==> flow/design.v <==
module fifo_simple #(
  parameter DP = 32,
  parameter DW = 24,
  parameter CUT_READY = 1,
  parameter ZEROOUT_WHENEMPTY = 0
) (
  input               clk,
  input               rst_n,
  input               w_req,
  output              unfull,
  input  [DW-1:0]     data_i,
  input               r_req,
  output              unempty,
  output [DW-1:0]     data_o
);
localparam AW = $clog2(DP);
reg [DW-1:0] mem [0:DP-1];
reg [AW-1:0] wptr;
reg [AW-1:0] rptr;
reg [AW:0]   cnt;
wire do_w = w_req & unfull;
wire do_r = r_req & unempty;
assign unfull  = (cnt != DP);
assign unempty = (cnt != 0);
assign data_o  = (ZEROOUT_WHENEMPTY != 0 && !unempty) ? {DW{1'b0}} : mem[rptr];
always @(posedge clk) begin
  if (do_w)
    mem[wptr] <= data_i;
end
always @(posedge clk) begin
  if (!rst_n) begin
    wptr <= 0;
    rptr <= 0;
    cnt  <= 0;
  end else begin
    if (do_w)
      wptr <= (wptr == DP-1) ? {AW{1'b0}} : wptr + 1'b1;
    if (do_r)
      rptr <= (rptr == DP-1) ? {AW{1'b0}} : rptr + 1'b1;
    case ({do_w, do_r})
      2'b10: cnt <= cnt + 1'b1;
      2'b01: cnt <= cnt - 1'b1;
      default: cnt <= cnt;
    endcase
  end
end
endmodule
module axis_1553_decoder #(
    parameter clock_speed = 20000000,
    parameter sample_rate = 2000000,
    parameter bit_slice_offset = 0,
    parameter invert_data = 0,
    parameter sample_select = 0
  ) 
  (
    input   aclk,
    input   arstn,
    input   parity_set,  
    output reg  [15:0]  m_axis_tdata,
    output reg          m_axis_tvalid,
    output reg  [7:0]   m_axis_tuser,
    input               m_axis_tready,
    input       [1:0]   diff
  );
    localparam integer base_1553_clock_rate = 1000000;
    localparam integer samples_per_mhz = sample_rate / base_1553_clock_rate;
    localparam integer cycles_per_mhz = clock_speed / base_1553_clock_rate;
    localparam integer delay_time = cycles_per_mhz * 4;
    localparam integer samples_to_skip = ((cycles_per_mhz > samples_per_mhz) ? cycles_per_mhz / samples_per_mhz : 0);
    localparam integer round_sample_select = ((sample_select == 0) ? samples_to_skip/2 : sample_select % samples_to_skip);
    localparam integer bit_rate_per_mhz = samples_per_mhz;
    localparam integer round_bit_slice_offset = ((cycles_per_mhz > samples_per_mhz) ? ((bit_slice_offset == 0) ? bit_rate_per_mhz/4 : bit_slice_offset % bit_rate_per_mhz) : 0);
    localparam integer sync_pulse_len = bit_rate_per_mhz * 3;
    localparam integer bits_per_trans = 20;
    localparam integer synth_bits_per_trans = (bits_per_trans*bit_rate_per_mhz);
    localparam diff_wait    = 5'h01;
    localparam data_cap     = 5'h03;
    localparam data_reduce  = 5'h07;
    localparam parity_gen   = 5'h0F;
    localparam trans        = 5'h1F;
    localparam error        = 5'h00;
    localparam [sync_pulse_len-1:0]sync_cmd_stat = {{sync_pulse_len/2{1'b0}}, {sync_pulse_len/2{1'b1}}};
    localparam [sync_pulse_len-1:0]sync_data     = {{sync_pulse_len/2{1'b1}}, {sync_pulse_len/2{1'b0}}};
    localparam cmd_data = 3'b010;
    localparam cmd_cmnd = 3'b100;
    localparam [(bit_rate_per_mhz)-1:0]bit_pattern = {{bit_rate_per_mhz/2{1'b1}}, {bit_rate_per_mhz/2{1'b0}}};
    localparam [synth_bits_per_trans-1:0]synth_clk = {bits_per_trans{bit_pattern}};
    integer bit_slice_index;
    reg [synth_bits_per_trans-1:0] reg_data;
    reg parity_bit;
    reg delay_bit;
    reg [4:0]  state;
    reg [15:0] data;
    reg [7:0]  cmd;
    reg [1:0]  p_diff;
    reg [clogb2(samples_to_skip):0]        skip_counter;
    reg [clogb2(delay_time)-1:0]           pause_counter;
    reg [clogb2(synth_bits_per_trans)-1:0] trans_counter;
    always @(posedge aclk) begin
      if(arstn == 1'b0) begin
        pause_counter <= delay_time-1;
      end else begin
        case (state)
          data_cap, diff_wait: begin
            pause_counter <= delay_time-1;
            if(diff[0] == diff[1]) begin
              pause_counter <= pause_counter - 1;
              if(pause_counter == 0) begin
                pause_counter <= 0;
              end
            end
          end
          default:
            pause_counter <= delay_time-1;
        endcase
      end
    end
    always @(posedge aclk) begin
      if(arstn == 1'b0) begin
        m_axis_tdata  <= 0;
        m_axis_tvalid <= 0;
        m_axis_tuser  <= 0;
      end else begin
        m_axis_tdata <= m_axis_tdata;
        m_axis_tvalid<= m_axis_tvalid;
        m_axis_tuser <= m_axis_tuser;
        case (state)
                  trans: begin
            m_axis_tdata  <= data;
            m_axis_tuser  <= cmd;
            m_axis_tvalid <= 1'b1;
          end
                          default: begin
            if(m_axis_tready == 1'b1) begin
              m_axis_tdata  <= 0;
              m_axis_tvalid <= 0;
              m_axis_tuser  <= 0;
            end
          end
          endcase
      end
    end
    always @(posedge aclk) begin
      if(arstn == 1'b0) begin
        state           <= error;
        data            <= 0;
        cmd             <= 0;
        parity_bit      <= 0;
        delay_bit       <= 0;
            end else begin
        case (state)
          diff_wait: begin
            state <= diff_wait;
            cmd           <= 0;
            data          <= 0;
            parity_bit    <= 0;
            delay_bit     <= 0;
            if(pause_counter == 0) begin
              delay_bit <= 1'b1;
            end
            if((diff[0] ^ diff[1]) && (skip_counter == 0)) begin
              state <= data_cap;
            end
          end
          data_cap: begin
            state <= data_cap;
                                if(trans_counter == 0) begin
              if(reg_data[synth_bits_per_trans-1:synth_bits_per_trans-sync_pulse_len] == sync_cmd_stat) begin
                state <= data_reduce;
                cmd[7:5] <= cmd_cmnd;
              end
              if(reg_data[synth_bits_per_trans-1:synth_bits_per_trans-sync_pulse_len] == sync_data) begin
                state <= data_reduce;
                cmd[7:5] <= cmd_data;
              end
            end
                      if(pause_counter == 0) begin
              state <= diff_wait;
              cmd   <= 0;
            end
          end
          data_reduce: begin
            state <= parity_gen;
            for(bit_slice_index = 0; bit_slice_index < 16; bit_slice_index = bit_slice_index + 1) begin
              data[bit_slice_index] <= (invert_data > 0 ? ~reg_data[bit_rate_per_mhz*(bit_slice_index+1)+round_bit_slice_offset] : reg_data[bit_rate_per_mhz*(bit_slice_index+1)+round_bit_slice_offset]);
            end
            parity_bit <= (invert_data > 0 ? ~reg_data[round_bit_slice_offset] : reg_data[round_bit_slice_offset]);
            cmd[1] <= (invert_data > 0 ? 1'b1 : 1'b0);
            cmd[2] <= delay_bit;
          end
          parity_gen: begin
            state <= trans;
            cmd[0] <= ~(~(^data) ^ parity_bit ^ parity_set);
          end
          trans:
            state <= diff_wait;
          default:
            state <= diff_wait;
        endcase
      end
    end
    always @(posedge aclk) begin
      if(arstn == 1'b0) begin
        p_diff        <= 2'b11;
        skip_counter  <= 0;
      end else begin
        p_diff <= diff;
        case (state)
          diff_wait, data_cap: begin
            skip_counter <= (samples_to_skip == 0 ? 0 : (skip_counter + 1) % samples_to_skip);          if((state == diff_wait) && (diff[0] == diff[1])) begin
              skip_counter <= skip_counter;
            end
            if((pause_counter == 0) && (diff[0] == diff[1])) begin
              skip_counter <= 0;
            end
            if((p_diff[0] == 0) && (diff[0] == 1)) begin
              skip_counter <= 0;
            end
            if((p_diff[1] == 0) && (diff[1] == 1)) begin
              skip_counter <= 0;
            end
          end
          error: begin
            p_diff        <= 2'b11;
            skip_counter  <= 0;
          end
          default: begin
            skip_counter <= (samples_to_skip == 0 ? 0 : (skip_counter + 1) % samples_to_skip);
          end
        endcase
      end
    end
      always @(posedge aclk) begin
      if(arstn == 1'b0) begin
        reg_data      <= synth_clk;
        trans_counter <= synth_bits_per_trans-1;
      end else begin
        case (state)
                  data_cap: begin
            if(skip_counter == round_sample_select) begin
              reg_data <= {reg_data[synth_bits_per_trans-2:0], p_diff[0]};
              trans_counter <= trans_counter - 1;
            end
            if((pause_counter == 0) && (diff[0] == diff[1])) begin
              reg_data <= synth_clk;
            end
            if(trans_counter == 0) begin
              trans_counter <= 0;
            end
          end
          trans: begin
            reg_data      <= synth_clk;
            trans_counter <= synth_bits_per_trans-1;
          end
          error: begin
            reg_data      <= synth_clk;
            trans_counter <= synth_bits_per_trans-1;
          end
          default: begin
            trans_counter <= synth_bits_per_trans-1;
          end
        endcase
      end
    end
    function integer clogb2;
      input [31:0] value;
      begin
          value = value - 1;
          for (clogb2 = 0; value > 0; clogb2 = clogb2 + 1) begin
              value = value >> 1;
          end
      end
    endfunction
endmodule
module axis_1553_encoder #(
    parameter clock_speed = 2000000,
    parameter sample_rate = 2000000
) 
(
    input aclk,
    input arstn,
    input parity_set,  
    input   [15:0]  s_axis_tdata,
    input           s_axis_tvalid,
    input   [7:0]   s_axis_tuser,
    output          s_axis_tready,
    output  reg [1:0]   diff,
    output  reg         en_diff
);
    localparam integer base_1553_clock_rate = 1000000;
    localparam integer samples_per_mhz = sample_rate / base_1553_clock_rate;
    localparam integer cycles_per_mhz = clock_speed / base_1553_clock_rate;
    localparam integer samples_to_skip = ((cycles_per_mhz > samples_per_mhz) ? cycles_per_mhz / samples_per_mhz - 1 : 0); 
    localparam integer bit_rate_per_mhz = samples_per_mhz;
    localparam integer delay_time = cycles_per_mhz * 4;
    localparam integer sync_pulse_len = bit_rate_per_mhz * 3;
    localparam integer bits_per_trans = 20;
    localparam integer synth_bits_per_trans = (bits_per_trans*bit_rate_per_mhz);
    localparam [(bit_rate_per_mhz)-1:0]bit_pattern = {{bit_rate_per_mhz/2{1'b1}}, {bit_rate_per_mhz/2{1'b0}}};
    localparam [synth_bits_per_trans-1:0]synth_clk = {bits_per_trans{bit_pattern}};
    localparam data_cap     = 3'd1;
    localparam data_invert  = 3'd2;
    localparam parity_gen   = 3'd3;
    localparam process_data = 4;
    localparam pause_ck     = 3'd5;
    localparam trans        = 3'd6;
    localparam error        = 3'd0;
    localparam [sync_pulse_len-1:0]sync_cmd_stat = {{sync_pulse_len/2{1'b0}}, {sync_pulse_len/2{1'b1}}};
    localparam [sync_pulse_len-1:0]sync_data     = {{sync_pulse_len/2{1'b1}}, {sync_pulse_len/2{1'b0}}};
    localparam cmd_data = 3'b010;
    localparam cmd_cmnd = 3'b100;
    localparam enable_diff_output = 1'b1;
    integer xor_index;
    integer cycle_index;
    reg [synth_bits_per_trans-1:0]reg_data;
    reg parity_bit;
    reg [2:0]  state;
    reg [15:0] data;
    reg [15:0] r_data;
    reg [7:0]  cmd;
    reg [clogb2(samples_to_skip):0]         skip_counter;
    reg [clogb2(delay_time)-1:0]            pause_counter;
    reg [clogb2(synth_bits_per_trans)-1:0]  trans_counter;
    reg [clogb2(synth_bits_per_trans)-1:0]  prev_trans_counter;
    assign s_axis_tready = (state == data_cap ? arstn : 0);
    always @(posedge aclk) begin
      if(arstn == 1'b0) begin
        pause_counter <= delay_time-1;
      end else begin
        case (state)
          trans:
            pause_counter <= delay_time-1;
          default: begin
            pause_counter <= pause_counter - 1;
            if(pause_counter == 0) begin
              pause_counter <= 0;
            end
          end
        endcase
      end
    end
    always @(posedge aclk) begin
      if(arstn == 1'b0) begin
        data        <= 0;
        cmd         <= 0;
      end else begin
        case (state)
          data_cap: begin
            if(s_axis_tvalid == 1'b1) begin
              data <= s_axis_tdata;
              cmd  <= s_axis_tuser;
            end
          end
          trans: begin
            data <= 0;
            cmd  <= 0;
          end
          default:begin
            data <= data;
            cmd  <= cmd;
          end
        endcase
      end
    end
    always @(posedge aclk) begin
      if(arstn == 1'b0) begin
        state       <= error;
        parity_bit  <= 0;
        reg_data    <= synth_clk;
      end else begin
        case (state)
          data_cap: begin
            state <= data_cap;
            reg_data <= synth_clk;
            parity_bit <= 0;
            r_data     <= 0;
            if(s_axis_tvalid == 1'b1) begin
              state <= data_invert;
            end
          end
          data_invert: begin
            state <= parity_gen;
            r_data <= data;
            if(cmd[1] == 1'b1) begin
              r_data <= ~data;
            end
          end
          parity_gen: begin
            state <= process_data;
            parity_bit <= (^r_data) ^ parity_set;
          end
          process_data: begin
            state <= pause_ck;
            if(cmd[2] == 1'b0) begin
                state <= trans;
            end
            case (cmd[7:5])
              cmd_data:
                reg_data[synth_bits_per_trans-1:synth_bits_per_trans-sync_pulse_len] <= sync_data;
              cmd_cmnd:
                reg_data[synth_bits_per_trans-1:synth_bits_per_trans-sync_pulse_len] <= sync_cmd_stat;
              default:
                reg_data[synth_bits_per_trans-1:synth_bits_per_trans-sync_pulse_len] <= 0;
            endcase
            reg_data[bit_rate_per_mhz-1:0] <= reg_data[bit_rate_per_mhz-1:0] ^ {bit_rate_per_mhz{parity_bit}} ^ {bit_rate_per_mhz{cmd[0]}};
            for(xor_index = 0; xor_index < 16; xor_index = xor_index + 1) begin
              for(cycle_index = (bit_rate_per_mhz*xor_index)+(bit_rate_per_mhz); cycle_index < (bit_rate_per_mhz*xor_index)+(bit_rate_per_mhz*2); cycle_index = cycle_index + 1)
                reg_data[cycle_index] <= reg_data[cycle_index] ^ r_data[xor_index];
            end
          end
          pause_ck: begin
            state <= pause_ck;
            if(pause_counter == 0) begin
              state <= trans;
            end
          end
          trans: begin
            state <= trans;
            if((trans_counter == 0) && (prev_trans_counter == 0) && (skip_counter == samples_to_skip)) begin
              state <= data_cap;
            end
          end
          default:
            state <= data_cap;
        endcase
      end
    end
    always @(posedge aclk) begin
      if(arstn == 1'b0) begin
        diff                <= 0;
        en_diff             <= ~enable_diff_output;
        trans_counter       <= synth_bits_per_trans-1;
        prev_trans_counter  <= synth_bits_per_trans-1;
      end 
      else begin
        prev_trans_counter <= trans_counter;
        case (state)
          trans: begin
            skip_counter <= skip_counter + 1;
            en_diff <= enable_diff_output;
            diff[0] <= reg_data[trans_counter];
            diff[1] <= ~reg_data[trans_counter];
            if(skip_counter == samples_to_skip) begin
              trans_counter <= trans_counter - 1;
              skip_counter <= 0;
            end
                      if(trans_counter == 0) begin
              trans_counter <= 0;
            end
          end
          default: begin
                      diff                <= 0;
            skip_counter        <= 0;
            en_diff             <= ~enable_diff_output;
            trans_counter       <= synth_bits_per_trans-1;
            prev_trans_counter  <= synth_bits_per_trans-1;
          end
          endcase
      end
    end
    function integer clogb2;
      input [31:0] value;
      begin
          value = value - 1;
          for (clogb2 = 0; value > 0; clogb2 = clogb2 + 1) begin
              value = value >> 1;
          end
      end
    endfunction
endmodule
module Core_1553B
(
  input clk,
  input rst_n,
  input parity_set,
  input  r_fifo_rd,
  output r_fifo_unempty,
  output [23:0] r_fifo_data,
  input  w_fifo_wd,
  output w_fifo_unfull,
  input  [23:0] w_fifo_data,
  input  [1:0] rx_1553,
  output [1:0] tx_1553,
  output en_tx_1553
);
wire [15:0]   m1553_decoder_data;
wire          m1553_decoder_valid;
wire [ 7:0]   m1553_decoder_user;
wire          m1553_decoder_ready;
wire [15:0]   m1553_encoder_data;
wire          m1553_encoder_valid;
wire [ 7:0]   m1553_encoder_user;
wire          m1553_encoder_ready;
axis_1553_decoder mil1553_decoder (
  .aclk(clk),
  .arstn(rst_n),
  .parity_set   (parity_set),
  .m_axis_tdata(m1553_decoder_data),
  .m_axis_tvalid(m1553_decoder_valid),
  .m_axis_tuser(m1553_decoder_user),
  .m_axis_tready(m1553_decoder_ready),
  .diff(rx_1553)
);
fifo_simple #(
  .DP           (32),
  .DW           (16+8),
  .CUT_READY    (1),
  .ZEROOUT_WHENEMPTY  (0)
) decoder_fifo (
  .clk        (clk),
  .rst_n      (rst_n),
  .w_req      (m1553_decoder_valid),
  .unfull     (m1553_decoder_ready),
  .data_i     ({m1553_decoder_user, m1553_decoder_data}),
  .r_req      (r_fifo_rd),
  .unempty    (r_fifo_unempty),
  .data_o     (r_fifo_data)
);
axis_1553_encoder mil1553_encoder (
  .aclk(clk),
  .arstn(rst_n),
  .parity_set   (parity_set),
  .s_axis_tdata(m1553_encoder_data),
  .s_axis_tvalid(m1553_encoder_valid),
  .s_axis_tuser(m1553_encoder_user),
  .s_axis_tready(m1553_encoder_ready),
  .diff(tx_1553),
  .en_diff(en_tx_1553)
);
fifo_simple #(
  .DP           (32),
  .DW           (16+8),
  .CUT_READY    (1),
  .ZEROOUT_WHENEMPTY  (0)
) encoder_fifo (
  .clk        (clk),
  .rst_n      (rst_n),
  .w_req      (w_fifo_wd),
  .unfull     (w_fifo_unfull),
  .data_i     (w_fifo_data),
  .r_req      (m1553_encoder_ready),
  .unempty    (m1553_encoder_valid),
  .data_o     ({m1553_encoder_user, m1553_encoder_data})
);
endmodule
module APB_Slave_Interface#(
    parameter DATAWIDTH = 32,
    parameter REGSNUM = 8
)(
    APB_CLK,
    APB_RESETn,
    APB_RDATA,
    APB_READY,
    APB_SLVERR,
    APB_STRB,
    APB_PROT,
    APB_ADDR,
    APB_ENABLE,
    APB_WRITE,
    APB_WDATA,
    APB_SEL,
    RegsDataOut,
    RegsDataIn,
    beWrdOut,
    beReadOut,
    RegsAddrOut
);
function integer clogb2( 
    input integer data
);
begin
    if(data == 0)
        clogb2 = 1;
    else if(data != 0)
        for(clogb2 = 0; data > 0;clogb2 = clogb2 + 1)
            data = data >> 1;
end
endfunction
localparam REGS_ADDRWIDTH = clogb2(REGSNUM-1);
localparam ADDR_LSB = (DATAWIDTH/32) + 1;
localparam APB_STRB_WIDTH = (DATAWIDTH<=32) ? 4 : 8;
input                               APB_CLK;
input                               APB_RESETn;
output       [DATAWIDTH-1 : 0]      APB_RDATA;
output                              APB_READY;
output                              APB_SLVERR;
input wire  [APB_STRB_WIDTH-1 : 0]  APB_STRB;
input wire  [2 : 0]                 APB_PROT;
input wire                          APB_ENABLE;
input wire                          APB_WRITE;
input wire  [DATAWIDTH-1 : 0]       APB_WDATA;
input wire  [DATAWIDTH-1 : 0]       APB_ADDR;
input wire                          APB_SEL;
output wire [DATAWIDTH*REGSNUM-1 : 0]  RegsDataOut;
input wire  [DATAWIDTH*REGSNUM-1 : 0]  RegsDataIn;
output reg                              beWrdOut;
output reg                              beReadOut;
output reg  [REGS_ADDRWIDTH-1 : 0]      RegsAddrOut;
wire        [REGS_ADDRWIDTH-1 : 0]      regsAddr;
assign regsAddr = APB_ADDR[REGS_ADDRWIDTH+ADDR_LSB-1 : ADDR_LSB];
reg [DATAWIDTH-1 : 0] APB_RDATA_R;
reg APB_READY_R;
reg APB_SLVERR_R;
assign APB_RDATA = APB_RDATA_R;
assign APB_READY = APB_READY_R;
assign APB_SLVERR = APB_SLVERR_R;
reg [DATAWIDTH-1 : 0] DeviceRegs [REGSNUM-1 : 0];
wire [DATAWIDTH-1:0] DeviceRegs_r [REGSNUM-1 : 0];
genvar i;
generate
    for(i=0; i<REGSNUM; i = i+1) begin: link_regs
        assign RegsDataOut[(i+1)*DATAWIDTH-1 : i*DATAWIDTH] = DeviceRegs[i];
        assign DeviceRegs_r[i] = RegsDataIn[(i+1)*DATAWIDTH-1 : i*DATAWIDTH];
    end
endgenerate
localparam First  = 2'd0;
localparam Second = 2'd1;
localparam Third  = 2'd2;
reg [1 : 0] APBState;
integer k;
always @(posedge APB_CLK or negedge APB_RESETn )
begin
    if (!APB_RESETn) begin
        APBState <= First;
        APB_RDATA_R <= 0;
        APB_READY_R <= 0;
        APB_SLVERR_R <= 0;
        RegsAddrOut <= 0;
        beWrdOut <= 0;
        beReadOut <= 0;
        for(k=0; k<REGSNUM; k=k+1)begin
            DeviceRegs[k] <= 0;
        end
    end
    else begin
        case(APBState)
            First: begin
                if(APB_SEL && (regsAddr < REGSNUM)) begin
                    RegsAddrOut <= regsAddr;
                    APBState <= Second;
                end
            end
            Second: begin
                if(APB_ENABLE) begin
                    if(APB_WRITE) begin
                        beWrdOut <= 1;
                        DeviceRegs[regsAddr] <= APB_WDATA;
                    end
                    else begin
                        beReadOut <= 1;
                        APB_RDATA_R <= DeviceRegs_r[RegsAddrOut];
                    end
                    APB_READY_R <= 1;
                    APB_SLVERR_R <= 0;
                    APBState <= Third;
                end
            end
            Third: begin
                APB_READY_R <= 0;
                APB_SLVERR_R <= 0;
                beWrdOut <= 0;
                beReadOut <= 0;
                APBState <= First;
            end
            default: APBState <= First;
        endcase
    end
end
endmodule
module Top_1553B_APB
(
  APB_CLK,
  APB_RESETn,
  APB_RDATA,
  APB_READY,
  APB_SLVERR,
  APB_STRB,
  APB_PROT, 
  APB_ADDR,
  APB_ENABLE,
  APB_WRITE,
  APB_WDATA,
  APB_SEL,
  rx0_1553,
  tx0_1553,
  tx0_en,
  rx1_1553,
  tx1_1553,
  tx1_en
);
localparam DATAWIDTH = 32;
localparam APB_STRB_WIDTH = 8;
localparam REGSNUM = 8;
localparam REGS_ADDRWIDTH = 3;
input                               APB_CLK;
input                               APB_RESETn;
output [DATAWIDTH-1 : 0]            APB_RDATA;
output                              APB_READY;
output                              APB_SLVERR;
input  [APB_STRB_WIDTH-1 : 0]       APB_STRB;
input  [2 : 0]                      APB_PROT;
input  [DATAWIDTH-1 : 0]            APB_ADDR;
input                               APB_ENABLE;
input                               APB_WRITE;
input  [DATAWIDTH-1 : 0]            APB_WDATA;
input                               APB_SEL;
input     [1:0] rx0_1553;
output    [1:0] tx0_1553;
output    tx0_en;
input     [1:0] rx1_1553;
output    [1:0] tx1_1553;
output    tx1_en;
wire [DATAWIDTH*REGSNUM-1 : 0]    RegsDataOut;
wire [DATAWIDTH*REGSNUM-1 : 0]    RegsDataIn;
wire                              beWrdOut;
wire                              beReadOut;
wire [REGS_ADDRWIDTH-1 : 0]       RegsAddrOut;
APB_Slave_Interface#(
    .DATAWIDTH  (DATAWIDTH),
    .REGSNUM    (REGSNUM)
)APB_Inter_inst(
    .APB_CLK(APB_CLK),
    .APB_RESETn(APB_RESETn),
    .APB_RDATA(APB_RDATA),
    .APB_READY(APB_READY),
    .APB_SLVERR(APB_SLVERR),
    .APB_STRB(APB_STRB),
    .APB_PROT(APB_PROT), 
    .APB_ADDR(APB_ADDR),
    .APB_ENABLE(APB_ENABLE),
    .APB_WRITE(APB_WRITE),
    .APB_WDATA(APB_WDATA),
    .APB_SEL(APB_SEL),
    .RegsDataOut (RegsDataOut),
    .RegsDataIn  (RegsDataIn),
    .beWrdOut    (beWrdOut),
    .beReadOut   (beReadOut),
    .RegsAddrOut (RegsAddrOut)
);
wire [DATAWIDTH-1:0] rxreg_one_read;
assign RegsDataIn[3*DATAWIDTH-1 : 2*DATAWIDTH]= rxreg_one_read;
wire rxreg_one_read_sel = beReadOut & (RegsAddrOut == 2);
assign rxreg_one_read[30:24] = 0;
wire [DATAWIDTH-1:0] txreg_one_write = RegsDataOut[4*DATAWIDTH-1 : 3*DATAWIDTH];
wire txreg_one_write_sel = beWrdOut & (RegsAddrOut == 3);
wire [DATAWIDTH-1:0] txreg_one_read;
assign RegsDataIn[4*DATAWIDTH-1 : 3*DATAWIDTH] = txreg_one_read;
assign txreg_one_read[31:1] = 0;
assign RegsDataIn[2*DATAWIDTH-1 : 0] = 0;
assign RegsDataIn[DATAWIDTH*REGSNUM-1 : 4*DATAWIDTH] = 0;
assign tx1_1553 = 2'b00;
assign tx1_en = 1'b0;
Core_1553B CoreOne_inst
(
  .clk              (APB_CLK),
  .rst_n            (APB_RESETn),
  .parity_set       (1'b0),
  .r_fifo_rd        (rxreg_one_read_sel),
  .r_fifo_unempty   (rxreg_one_read[31]),
  .r_fifo_data      (rxreg_one_read[23:0]),
  .w_fifo_wd        (txreg_one_write_sel),
  .w_fifo_unfull    (txreg_one_read[0]),
  .w_fifo_data      (txreg_one_write[23:0]),
  .rx_1553          (rx0_1553),
  .tx_1553          (tx0_1553),
  .en_tx_1553       (tx0_en)
);
endmodule
Step by step through the tools: Top_1553B_APB

What the tools print for Top_1553B_APB, step after step.
Lines are those of the file above, counted from 1.
Operators carry their Yosys type and port widths (W data, S select, Z words).
Not given: -

Design top: Top_1553B_APB
Clock input: APB_CLK
Cell library: sky130hd
Library corner: tt_025C_1v80

Word-level counts

Counts by Yosys on the flattened word-level netlist (proc, flatten, opt, wreduce). Print and check cells are left out.
Yosys's memory passes give these memory sizes; they may raise the number of words (mostly to a power of two), join words into wider ones and drop unused or constant bits.

ROM bits: 0
Output and inout bits: 40
Input bits: 84
Cells after elaboration: 367
Flip-flop bits (word level): 348
RAM bits: 1536
Memory cells: 2
Word width x clocked read ports: 48
Bits in latches: 0

Memory list:

| name                          | words | width | rd ports | write ports | line | text |
| CoreOne_inst.decoder_fifo.mem | 32    | 24    | 1        | 1           | 17   | `reg [DW-1:0] mem [0:DP-1];` |
| CoreOne_inst.encoder_fifo.mem | 32    | 24    | 1        | 1           | 17   |  |

Equal/unequal tests: 47
Reductions and logical operators: 66
Shifts and indexed selects: 1
Multiplexer cells: 134
Multipliers: 0
Bitwise operators: 54
Div/mod/pow operators: 1
Order comparisons: 1
$add $sub $neg: 14

Operator list:

| operator                | count |
| $mod A32 B4 Y32 const B | 1 |
| $pmux W1 S2             | 55 |
| $pmux W32 S3            | 1 |
| $pmux W40 S2            | 1 |
| $mux W40                | 2 |
| $mux W5                 | 14 |
| $pmux W16 S2            | 2 |
| $mux W16                | 4 |
| $mux W24                | 2 |
| $pmux W6 S2             | 4 |
| $shiftx A40 B6 Y1       | 1 |
| $xor A1 B1 Y1           | 34 |
| $add A33 B1 Y33 const B | 1 |
| $logic_not A33 Y1       | 1 |
| $reduce_xor A16 Y1      | 2 |
| $mux W3                 | 10 |
| $reduce_bool A2 Y1      | 14 |
| $eq A5 B5 Y1 const B    | 5 |
| $reduce_and A2 Y1       | 12 |
| $eq A3 B3 Y1 const B    | 8 |
| $sub A6 B1 Y6 const B   | 4 |
| $mux W8                 | 3 |
| $mux W6                 | 4 |
| $add A5 B1 Y5 const B   | 4 |
| $pmux W5 S4             | 1 |
| $eq A3 B2 Y1 const B    | 6 |
| $logic_not A6 Y1        | 3 |
| $pmux W3 S6             | 1 |

Other operator kinds: 46; their cells: 118.

Depth

Yosys ltp: most cells in a row. Word level: on the elaborated netlist, between registers, memories and ports. Mapped: between sequential cells and ports; inverters and the memories' decode and read muxes count.

Depth after elaboration: 7
ABC_AREA: 0
Mapped depth: 15
Depth with buffers taken out: 13

After synthesis

Yosys stat after the flow's synthesis: flattened, memories mapped to cells. It holds for the ABC_AREA given above (unset counts as 0); a run with the other value may have another netlist.

Mapped cells: 3522
Mapped flip-flops: 1681
Buffers: 199
Synthesis area: 0.0658544 sq mm

Cells by type:

| type                      | count | area in all (sq um) |
| sky130_fd_sc_hd__edfxtp_1 | 1393  | 4.18E+04 |
| sky130_fd_sc_hd__mux4_2   | 431   | 9706.81 |
| sky130_fd_sc_hd__dfxtp_1  | 236   | 4.72E+03 |
| sky130_fd_sc_hd__dfrtp_1  | 51    | 1.28E+03 |
| sky130_fd_sc_hd__nor2_1   | 212   | 795.763 |
| sky130_fd_sc_hd__xor2_1   | 75    | 656.88 |
| sky130_fd_sc_hd__nand2_1  | 168   | 630.605 |
| sky130_fd_sc_hd__mux2i_1  | 52    | 520.499 |
| sky130_fd_sc_hd__ha_1     | 39    | 487.968 |
| sky130_fd_sc_hd__a21oi_1  | 87    | 435.418 |
| sky130_fd_sc_hd__xnor2_1  | 48    | 420.403 |
| sky130_fd_sc_hd__clkbuf_1 | 105   | 394.128 |
| sky130_fd_sc_hd__o21ai_0  | 70    | 350.336 |
| sky130_fd_sc_hd__a22o_1   | 33    | 289.027 |
| sky130_fd_sc_hd__mux2_2   | 25    | 281.52 |
| sky130_fd_sc_hd__nand3_1  | 51    | 255.245 |
| sky130_fd_sc_hd__buf_4    | 31    | 232.723 |
| sky130_fd_sc_hd__nor3_1   | 45    | 225.216 |

Other cell types: 58; their cells: 370.
By module: a second synthesis without flattening, with its own total; a netlist apart from the flattened one above.

Cells (unflattened synthesis): 5123
Area total of the unflattened synthesis: 0.0845298 sq mm

Each row is one instance without its submodules.

Modules:

| module              | seq. area (sq mm) | instances | area (sq mm) | cells |
| fifo_simple         | 0.0234825         | 2         | 0.0303954    | 1534 |
| APB_Slave_Interface | 0.0074334         | 1         | 0.0129762    | 941 |
| axis_1553_encoder   | 0.0031931         | 1         | 0.0061034    | 589 |
| axis_1553_decoder   | 0.0021821         | 1         | 0.0046094    | 519 |
| Top_1553B_APB       | 0                 | 1         | 0.00005      | 6 |
| Core_1553B          | 0                 | 1         | 0            | 0 |

Timing after synthesis

Source: OpenSTA report_checks on the synthesized netlist (no wires, ideal clock, input and output delay 20% of the period each), path of least setup slack; recovery checks are left aside. Register names are those of the netlist, which keeps one name where synthesis merged equal registers.

Path type: input to register
Start: input port APB_RESETn
End: register CoreOne_inst.encoder_fifo.cnt[5]
Path delay: 2480 ps
Input delay: 2000 ps
Library setup time: 72 ps
Launch time at the first pin: 2000 ps
Arrival: 4408 ps
Path slack: 5520 ps
Stages on the path: 13
Period: 10000 ps
Buffers on the path: 3
Synthesis period reached: 4480 ps

"path delay" = arrival - input delay + setup time.
"stages on the path" counts driving pins, that of a launching flip-flop among them; a cell with two outputs on the path counts twice.
"synthesis period reached" is the clock period less the worst setup slack; recovery checks do not enter. This is arithmetic on one report: input and output delays are still those of the set period (20% each).
Between the ends stands the longest chain of elaborated cells between them, by number of cells; it is not shown to be the way that was timed. Of several equally long chains one is given.
Each line given opens the expression or statement behind the cell; cells for indexed reads and writes are added by Yosys, which also makes memories of some case tables.
A register here has more assigning lines than the two given.

Cells stage by stage: sky130_fd_sc_hd__clkbuf_1 > sky130_fd_sc_hd__clkinv_1 > sky130_fd_sc_hd__clkbuf_1 > sky130_fd_sc_hd__buf_1 > sky130_fd_sc_hd__nor2_1 > sky130_fd_sc_hd__ha_1 > sky130_fd_sc_hd__ha_1 > sky130_fd_sc_hd__a21o_1 > sky130_fd_sc_hd__a21oi_1 > sky130_fd_sc_hd__o21bai_1 > sky130_fd_sc_hd__a21oi_1 > sky130_fd_sc_hd__mux2i_1 > sky130_fd_sc_hd__mux2i_1
Length of the longest elaborated chain: 4

Ends and longest elaborated chain, post-synthesis:

| item               | line | text |
| start: declaration | 696  | `input                               APB_RESETn;` |
| $mux W1            | 325  | `assign s_axis_tready = (state == data_cap ? arstn : 0);` |
| $and A1 B1 Y1      | 22   | `wire do_r = r_req & unempty;` |
| $eq A2 B1 Y1       | 40   | `case ({do_w, do_r})` |
| $pmux W6 S2        | 40   |  |
| end: assignment    | 41   | `2'b10: cnt <= cnt + 1'b1;` |
| end: assignment    | 42   | `2'b01: cnt <= cnt - 1'b1;` |
| end: declaration   | 20   | `reg [AW:0]   cnt;` |

Some nets on the timed path still bear RTL names; the line given drives or declares the net.

Nets with RTL names, path post-synthesis:

| net                            | line |
| CoreOne_inst.encoder_fifo.do_r | 22 |

Path in the finished layout

Path of least setup slack in the final report of record 1 (OpenROAD, finished layout, wires in). Where an end is a register, its clock arrival counts in the times.
The path's times are printed in steps of 10 ps; the period is the one set.

Path type: register to register
Start: register CoreOne_inst.mil1553_decoder.skip_counter[0]
End: register CoreOne_inst.mil1553_decoder.skip_counter[2]
Launch time at the first pin: 790 ps
Path slack: 920 ps
Stages on the path: 12
Buffers on the path: 0
Arrival: 3790 ps
Period: 3980 ps
Library setup time: 60 ps

Between the ends stands the longest chain of elaborated cells between them, by number of cells; it is not shown to be the way that was timed. Of several equally long chains one is given.
A register here has more assigning lines than the two given.

Cells stage by stage: sky130_fd_sc_hd__dfxtp_4 > sky130_fd_sc_hd__ha_4 > sky130_fd_sc_hd__nand3_1 > sky130_fd_sc_hd__xor2_1 > sky130_fd_sc_hd__ha_1 > sky130_fd_sc_hd__and4b_1 > sky130_fd_sc_hd__o21ai_0 > sky130_fd_sc_hd__nand4bb_1 > sky130_fd_sc_hd__and3_1 > sky130_fd_sc_hd__ha_1 > sky130_fd_sc_hd__o311ai_1 > sky130_fd_sc_hd__a32o_1
Length of the longest elaborated chain: 7

Ends and longest elaborated chain, post-layout:

| item               | line | text |
| start: declaration | 96   | `reg [clogb2(samples_to_skip):0]        skip_counter;` |
| start: assignment  | 210  | `skip_counter <= (samples_to_skip == 0 ? 0 : (skip_counter + 1) % samples_to_skip);          if((state == diff_ ...` |
| start: assignment  | 211  | `skip_counter <= skip_counter;` |
| $add A5 B1 Y6      | 210  |  |
| $mod A32 B4 Y32    | 210  |  |
| $mux W5            | 210  |  |
| $mux W5            | 213  | `if((pause_counter == 0) && (diff[0] == diff[1])) begin` |
| $mux W5            | 216  | `if((p_diff[0] == 0) && (diff[0] == 1)) begin` |
| $mux W5            | 219  | `if((p_diff[1] == 0) && (diff[1] == 1)) begin` |
| $pmux W5 S2        | 208  | `case (state)` |
| end: assignment    | 210  |  |
| end: assignment    | 211  |  |
| end: declaration   | 96   |  |

Appendix: measured runs

Measured data: module Top_1553B_APB, platform sky130hd, 4 stored runs of the flow under differing settings, order arbitrary. Input and output delays are each 20% of the period that was set; the output load is 0.01 pF.
"achieved clock period" means the clock period less the worst setup slack. The figure is calculated, with input and output delays left at 20% of the set period.
"time on the worst setup path" is the time allowed to the run's worst setup path (the clock period less input and output delay, where it has them) less its slack. Clock arrival times count: a late capture clock shortens it, a late launch clock lengthens it.
"overall power": no workload was simulated; the value follows from the tool's default switching activity.
"time on the worst setup path" is given in steps of 10 ps.

## Record 1

==> flow/run.sh <==
#!/bin/bash
# the make line also repeats the synthesis and layout settings of config.mk as NAME=value (left out here)
make -C /OpenROAD-flow-scripts/flow DESIGN_CONFIG=/design/flow/config.mk WORK_HOME=/design/flow/orfs CLKGATE_MAP_FILE= finish
==> flow/config.mk <==
export PLATFORM = sky130hd
export DESIGN_NAME = Top_1553B_APB
export DESIGN_NICKNAME = Top_1553B_APB
export VERILOG_FILES = /design/flow/design.v
export SDC_FILE = /design/flow/constraint.sdc
export NUM_CORES = 4
export LEC_CHECK = 0
export CAP_MARGIN = 20
export CELL_PAD_IN_SITES_GLOBAL_PLACEMENT = 0
export CORE_MARGIN = 4
export CORE_UTILIZATION = 50
export CTS_CLUSTER_SIZE = 33
export PLACE_DENSITY_LB_ADDON = 0.01
export SETUP_SLACK_MARGIN = 0.87
export SLEW_MARGIN = 20
export TNS_END_PERCENT = 70
==> flow/constraint.sdc <==
create_clock -name core_clock -period 3.98 [get_ports {APB_CLK}]
set_input_delay 0.7960 -clock core_clock [delete_from_list [all_inputs] [get_ports {APB_CLK}]]
set_output_delay 0.7960 -clock core_clock [all_outputs]
set_load 0.01 [all_outputs]

| result of record 1 | value |
|---|---|
| standard-cell area after routing | 0.0751771 sq mm |
| total negative setup slack | 0 ps |
| achieved clock period | 3057 ps |
| overall die area | 0.137578 sq mm |
| overall power | 37.596 mW |
| time on the worst setup path | 3060 ps |
| critical path kind | register to register |
| setup slack of the worst path | 923 ps |
| Yosys chip area after synthesis | 0.0658544 sq mm |
| utilization in the final report | 57.8 % |

## Record 2

==> flow/run.sh <==
#!/bin/bash
# the make line also repeats the synthesis and layout settings of config.mk as NAME=value (left out here)
make -C /OpenROAD-flow-scripts/flow DESIGN_CONFIG=/design/flow/config.mk WORK_HOME=/design/flow/orfs CLKGATE_MAP_FILE= finish
==> flow/config.mk <==
export PLATFORM = sky130hd
export DESIGN_NAME = Top_1553B_APB
export DESIGN_NICKNAME = Top_1553B_APB
export VERILOG_FILES = /design/flow/design.v
export SDC_FILE = /design/flow/constraint.sdc
export NUM_CORES = 4
export LEC_CHECK = 0
export ABC_AREA = 0
export CAP_MARGIN = 20
export CELL_PAD_IN_SITES_DETAIL_PLACEMENT = 1
export CELL_PAD_IN_SITES_GLOBAL_PLACEMENT = 1
export CORE_ASPECT_RATIO = 1.47
export CORE_MARGIN = 10
export CORE_UTILIZATION = 48
export CTS_CLUSTER_DIAMETER = 270
export GPL_ROUTABILITY_DRIVEN = 0
export GPL_TIMING_DRIVEN = 0
export MAX_ROUTING_LAYER = met5
export MIN_ROUTING_LAYER = met1
export SETUP_SLACK_MARGIN = -0.0
export SLEW_MARGIN = 20
export TNS_END_PERCENT = 75
==> flow/constraint.sdc <==
create_clock -name core_clock -period 4.39 [get_ports {APB_CLK}]
set_input_delay 0.8780 -clock core_clock [delete_from_list [all_inputs] [get_ports {APB_CLK}]]
set_output_delay 0.8780 -clock core_clock [all_outputs]
set_load 0.01 [all_outputs]

| result of record 2 | value |
|---|---|
| standard-cell area after routing | 0.0764621 sq mm |
| total negative setup slack | 0 ps |
| achieved clock period | 3934 ps |
| overall die area | 0.152687 sq mm |
| overall power | 33.791 mW |
| time on the worst setup path | 3060 ps |
| critical path kind | input to register |
| setup slack of the worst path | 456 ps |
| Yosys chip area after synthesis | 0.0658544 sq mm |
| utilization in the final report | 56.2 % |

## Record 3

==> flow/run.sh <==
#!/bin/bash
# the make line also repeats the synthesis and layout settings of config.mk as NAME=value (left out here)
make -C /OpenROAD-flow-scripts/flow DESIGN_CONFIG=/design/flow/config.mk WORK_HOME=/design/flow/orfs CLKGATE_MAP_FILE= finish
==> flow/config.mk <==
export PLATFORM = sky130hd
export DESIGN_NAME = Top_1553B_APB
export DESIGN_NICKNAME = Top_1553B_APB
export VERILOG_FILES = /design/flow/design.v
export SDC_FILE = /design/flow/constraint.sdc
export NUM_CORES = 4
export LEC_CHECK = 0
export ABC_AREA = 1
export CAP_MARGIN = 20
export CORE_MARGIN = 2
export CORE_UTILIZATION = 20
export CTS_CLUSTER_DIAMETER = 71
export CTS_CLUSTER_SIZE = 12
export GPL_ROUTABILITY_DRIVEN = 0
export PLACE_DENSITY = 0.48
export SLEW_MARGIN = 20
==> flow/constraint.sdc <==
create_clock -name core_clock -period 3.74 [get_ports {APB_CLK}]
set_input_delay 0.7480 -clock core_clock [delete_from_list [all_inputs] [get_ports {APB_CLK}]]
set_output_delay 0.7480 -clock core_clock [all_outputs]
set_load 0.01 [all_outputs]

| result of record 3 | value |
|---|---|
| standard-cell area after routing | 0.0802282 sq mm |
| total negative setup slack | 0 ps |
| achieved clock period | 3333 ps |
| overall die area | 0.348844 sq mm |
| overall power | 42.291 mW |
| time on the worst setup path | 3330 ps |
| critical path kind | register to register |
| setup slack of the worst path | 407 ps |
| Yosys chip area after synthesis | 0.0688273 sq mm |
| utilization in the final report | 23.4 % |

## Record 4

==> flow/run.sh <==
#!/bin/bash
# the make line also repeats the synthesis and layout settings of config.mk as NAME=value (left out here)
make -C /OpenROAD-flow-scripts/flow DESIGN_CONFIG=/design/flow/config.mk WORK_HOME=/design/flow/orfs CLKGATE_MAP_FILE= finish
==> flow/config.mk <==
export PLATFORM = sky130hd
export DESIGN_NAME = Top_1553B_APB
export DESIGN_NICKNAME = Top_1553B_APB
export VERILOG_FILES = /design/flow/design.v
export SDC_FILE = /design/flow/constraint.sdc
export NUM_CORES = 4
export LEC_CHECK = 0
export ABC_AREA = 1
export CAP_MARGIN = 20
export CELL_PAD_IN_SITES_DETAIL_PLACEMENT = 0
export CORE_MARGIN = 2
export CORE_UTILIZATION = 48
export GPL_ROUTABILITY_DRIVEN = 0
export GPL_TIMING_DRIVEN = 1
export MAX_ROUTING_LAYER = met5
export MIN_ROUTING_LAYER = met2
export PLACE_DENSITY_LB_ADDON = 0.03
export SETUP_SLACK_MARGIN = -0.0
export SLEW_MARGIN = 20
==> flow/constraint.sdc <==
create_clock -name core_clock -period 2.86 [get_ports {APB_CLK}]
set_input_delay 0.5720 -clock core_clock [delete_from_list [all_inputs] [get_ports {APB_CLK}]]
set_output_delay 0.5720 -clock core_clock [all_outputs]
set_load 0.01 [all_outputs]

| result of record 4 | value |
|---|---|
| standard-cell area after routing | 0.079017 sq mm |
| total negative setup slack | -12 ps |
| achieved clock period | 2872 ps |
| overall die area | 0.146436 sq mm |
| overall power | 57.803 mW |
| time on the worst setup path | 2870 ps |
| critical path kind | register to register |
| setup slack of the worst path | -12 ps |
| Yosys chip area after synthesis | 0.0688273 sq mm |
| utilization in the final report | 55.7 % |
